==> flow/design.v <==
module sensor_if(input sens_active,reset,clk,output passed);
reg [255-1:0] shift_reg;
reg compleated,uninterupted;
  always @(posedge clk) begin
  if(~reset && sens_active && ~uninterupted)begin
      shift_reg <= {shift_reg[255-2:0], sens_active};
      if(shift_reg[255-1])begin
        uninterupted = 1;
        shift_reg <= 0;
      end
    end  
    if(~reset && uninterupted && ~sens_active)begin
      shift_reg <= {shift_reg[255-2:0], ~sens_active};
    end if(uninterupted && shift_reg[255-1] && ~sens_active) begin
      compleated = 1;
    end
    if(reset) begin
      shift_reg <= 0;
      compleated = 0;
      uninterupted = 0;
    end
  end
  assign passed = compleated;
endmodule
# [From RTL to reports: sensor_if]
# The steps from the RTL of sensor_if to its reports follow in flow order.
# Lines are those of the file above, counted from 1.
# Library cell names are shortened.
# The mark n/a stands for no value.
[inputs] top="sensor_if" clock_port="clk" library="sky130hd" lib_corner="tt_025C_1v80"

# [Elaborated design]
# Source: Yosys, flattened and elaborated, memories not mapped. Widths are those after wreduce. Registers that Yosys merges into a memory's read port (data or address) are not register bits. Print and check cells do not count. Equal cells are merged and count once.
[word_totals] reg_bits=257 inputBits=3 out_inout_bits=1 wordCells=18
[classes] muxes=5 bitwise=3 reduce_logical=7
[op_table] cell="255-bit two-way mux" n=3
[op_table] cell="1-bit logical AND" n=6
[op_table] cell="1-bit inverter" n=3
[op_table] cell="2-bit nonzero test" n=1
[op_table] cell="1-bit two-way mux" n=2

# [Longest topological paths]
# Yosys ltp: most cells in a row. Word level: on the elaborated netlist, between registers, memories and ports. Mapped: between sequential cells and ports; inverters and the memories' decode and read muxes count.
[depth] ltp_word=7 abc_area=0 depth_mapped=6 mapped_depth_nobuf=3

# [Mapped cells and area]
# Yosys stat after the flow's synthesis: flattened, memories mapped to cells. It holds for the ABC_AREA given above (unset counts as 0); a run with the other value may have another netlist.
# The area totals of this step are shown rounded.
[by_type] cell="dfxtp_1" n=257 type_area_um2=5.14E+03
[by_type] cell="a21oi_1" n=256 type_area_um2=1.28E+03
[by_type] cell="nand2_1" n=255 type_area_um2=957.168
[by_type] cell="o21ai_0" n=154 type_area_um2=770.739
[by_type] cell="o21ai_1" n=100 type_area_um2=500.48
[by_type] cell="buf_2" n=41 type_area_um2=205.197
[by_type] cell="clkbuf_1" n=45 type_area_um2=168.912
[by_type] cell="buf_6" n=12 type_area_um2=135.13
[by_type] cell="clkbuf_2" n=13 type_area_um2=65.062
[by_type] cell="buf_4" n=2 type_area_um2=15.014
[by_type] cell="nor3b_2" n=1 type_area_um2=12.512
[by_type] cell="nor2_1" n=3 type_area_um2=11.261
[by_type] cell="xnor2_1" n=1 type_area_um2=8.758
[by_type] cell="a211oi_1" n=1 type_area_um2=7.507
[by_type] cell="and2b_1" n=1 type_area_um2=7.507
[by_type] cell="inv_1" n=1 type_area_um2=3.754
[mapped] mapped_cells=1143 yosys_area_um2=9300 seq_area_um2=5100 ffs=257 buf_cells=113

# [Worst setup path after synthesis]
# OpenSTA on the mapped netlist: ideal clock, no wires. The path of least setup slack (recovery checks aside). Input and output delay are each 20% of the period. Register names are those of the netlist, which keeps one name where synthesis merged equal registers.
[synth_path] path_type="input-to-reg" start="input port reset" end="register shift_reg[202]" clock_period_ns=5.0 in_delay_ns=1.000 setup_ns=0.132 launch_ns=1.000 t_arrival_ns=1.761 required_ns=4.868 path_slack_ns=3.107 delay_ns=0.893 stages=4 n_path_buf=3 period_less_setup_slack_ns=1.893
# "delay_ns" = arrival - input delay + setup time.
# "stages": output pins that drive a net of the path, with the launching flip-flop's if there is one; two outputs of one cell count as two.
# "period_less_setup_slack_ns" is the clock period less the worst setup slack; recovery checks do not enter. This is arithmetic on one report: input and output delays are still those of the set period (20% each).
# Between the ends stands the longest chain of elaborated cells between them, by number of cells; it is not shown to be the way that was timed. Of several equally long chains one is given.
# A line is the first line of the expression or statement that the cell stems from. Yosys adds cells for indexed reads and writes and turns some case tables into memories.
# A register here has more assigning lines than the two given.
[synth_between] cell_sequence="clkbuf_1 clkbuf_1 clkbuf_1 a21oi_1" elab_chain_len=7 cone_cells=9 classes_between="mux (3); logic (1); reduce/logical (5)"
[synth_lines] item="start, declared" line_no=1 rtl="module sensor_if(input sens_active,reset,clk,output passed);"
[synth_lines] item="1-bit inverter" line_no=5 rtl="if(~reset && sens_active && ~uninterupted)begin"
[synth_lines] item="1-bit logical AND x2" line_no=5
[synth_lines] item="1-bit two-way mux" line_no=5
[synth_lines] item="1-bit logical AND x2" line_no=12 rtl="if(~reset && uninterupted && ~sens_active)begin"
[synth_lines] item="255-bit two-way mux" line_no=12
[synth_lines] item="end, assigned" line_no=6 rtl="shift_reg <= {shift_reg[255-2:0], sens_active};"
[synth_lines] item="end, assigned" line_no=13 rtl="shift_reg <= {shift_reg[255-2:0], ~sens_active};"
[synth_lines] item="end, declared" line_no=2 rtl="reg [255-1:0] shift_reg;"

# [Worst path after layout]
# Path of least setup slack in the final report of entry A (OpenROAD, finished layout, wires in). Where an end is a register, its clock arrival counts in the times.
[layout_path] path_type="reg-to-output" start="register compleated" end="output port passed" clock_period_ns=2.57 out_delay_ns=0.51 launch_ns=0.52 t_arrival_ns=1.39 required_ns=2.06 path_slack_ns=0.67 stages=2 n_path_buf=1
[layout_between] cell_sequence="dfxtp_1 clkdlybuf4s50_1" elab_chain_len=0 cone_cells=0 cone_lines=0
[layout_lines] item="start, declared" line_no=3 rtl="reg compleated,uninterupted;"
[layout_lines] item="start, assigned" line_no=15 rtl="compleated = 1;"
[layout_lines] item="start, assigned" line_no=19 rtl="compleated = 0;"
[layout_lines] item="end, declared" line_no=1 rtl="module sensor_if(input sens_active,reset,clk,output passed);"

Memo
Re: implementation data of sensor_if

Top module sensor_if; platform sky130hd; tools Yosys and OpenROAD; 4 stored runs in no particular order. Input and output delays are each 20% of the period that was set; the output load is 0.01 pF.
"achieved clock period" means the clock period less the worst setup slack. The figure is calculated, with input and output delays left at 20% of the set period.
"worst setup path time": the worst setup path's part of the clock period (all of it between registers, 20% less for each end at a port) less its slack. A launch clock that arrives late makes it longer, a capture clock that arrives late makes it shorter.
"power": no workload was simulated; the value follows from the tool's default switching activity.
The results are shown rounded.
[entry A] settings: CORE_UTILIZATION=40, SETUP_SLACK_MARGIN=0.28, period_ns=2.57, CAP_MARGIN=20, CORE_MARGIN=2, SLEW_MARGIN=20
[entry A] result: chip area after synthesis (Yosys) 9300 um^2, die area 24000 um^2, standard-cell area of the final layout 10000 um^2, utilization 45%, worst setup slack after layout 0.67 ns, total negative slack 0.000 ns, worst hold slack 0.45 ns, power 7900 uW, achieved clock period 1.901 ns, worst setup path time 1.39 ns, worst setup path kind reg-to-output
[entry B] settings: ABC_AREA=1, CAP_MARGIN=30, CELL_PAD_IN_SITES_GLOBAL_PLACEMENT=3, CTS_CLUSTER_DIAMETER=22, CTS_CLUSTER_SIZE=37, MIN_ROUTING_LAYER=met2, SLEW_MARGIN=20, period_ns=1.91, CORE_MARGIN=2, CORE_UTILIZATION=40
[entry B] result: did not finish, placement stopped with GPL-0301
[entry C] settings: ABC_AREA=1, CAP_MARGIN=0, CELL_PAD_IN_SITES_DETAIL_PLACEMENT=1, CORE_ASPECT_RATIO=1.41, CORE_MARGIN=10, CORE_UTILIZATION=17, CTS_CLUSTER_DIAMETER=23, CTS_CLUSTER_SIZE=26, GPL_ROUTABILITY_DRIVEN=0, GPL_TIMING_DRIVEN=0, MAX_ROUTING_LAYER=met5, PLACE_DENSITY=0.67, SLEW_MARGIN=0, TNS_END_PERCENT=80, period_ns=1.48
[entry C] result: chip area after synthesis (Yosys) 16000 um^2, die area 110000 um^2, standard-cell area of the final layout 23000 um^2, utilization 25%, worst setup slack after layout -0.93 ns, total negative slack -76 ns, worst hold slack 0.029 ns, power 36000 uW, achieved clock period 2.406 ns, worst setup path time 2.41 ns, worst setup path kind reg-to-reg
[entry D] settings: ABC_AREA=1, CAP_MARGIN=30, CELL_PAD_IN_SITES_GLOBAL_PLACEMENT=3, CORE_ASPECT_RATIO=1.82, CORE_MARGIN=4, CORE_UTILIZATION=41, CTS_CLUSTER_DIAMETER=22, CTS_CLUSTER_SIZE=37, GPL_ROUTABILITY_DRIVEN=1, MIN_ROUTING_LAYER=met2, SLEW_MARGIN=20, TNS_END_PERCENT=30, period_ns=1.89
[entry D] result: did not finish, placement stopped with GPL-0301
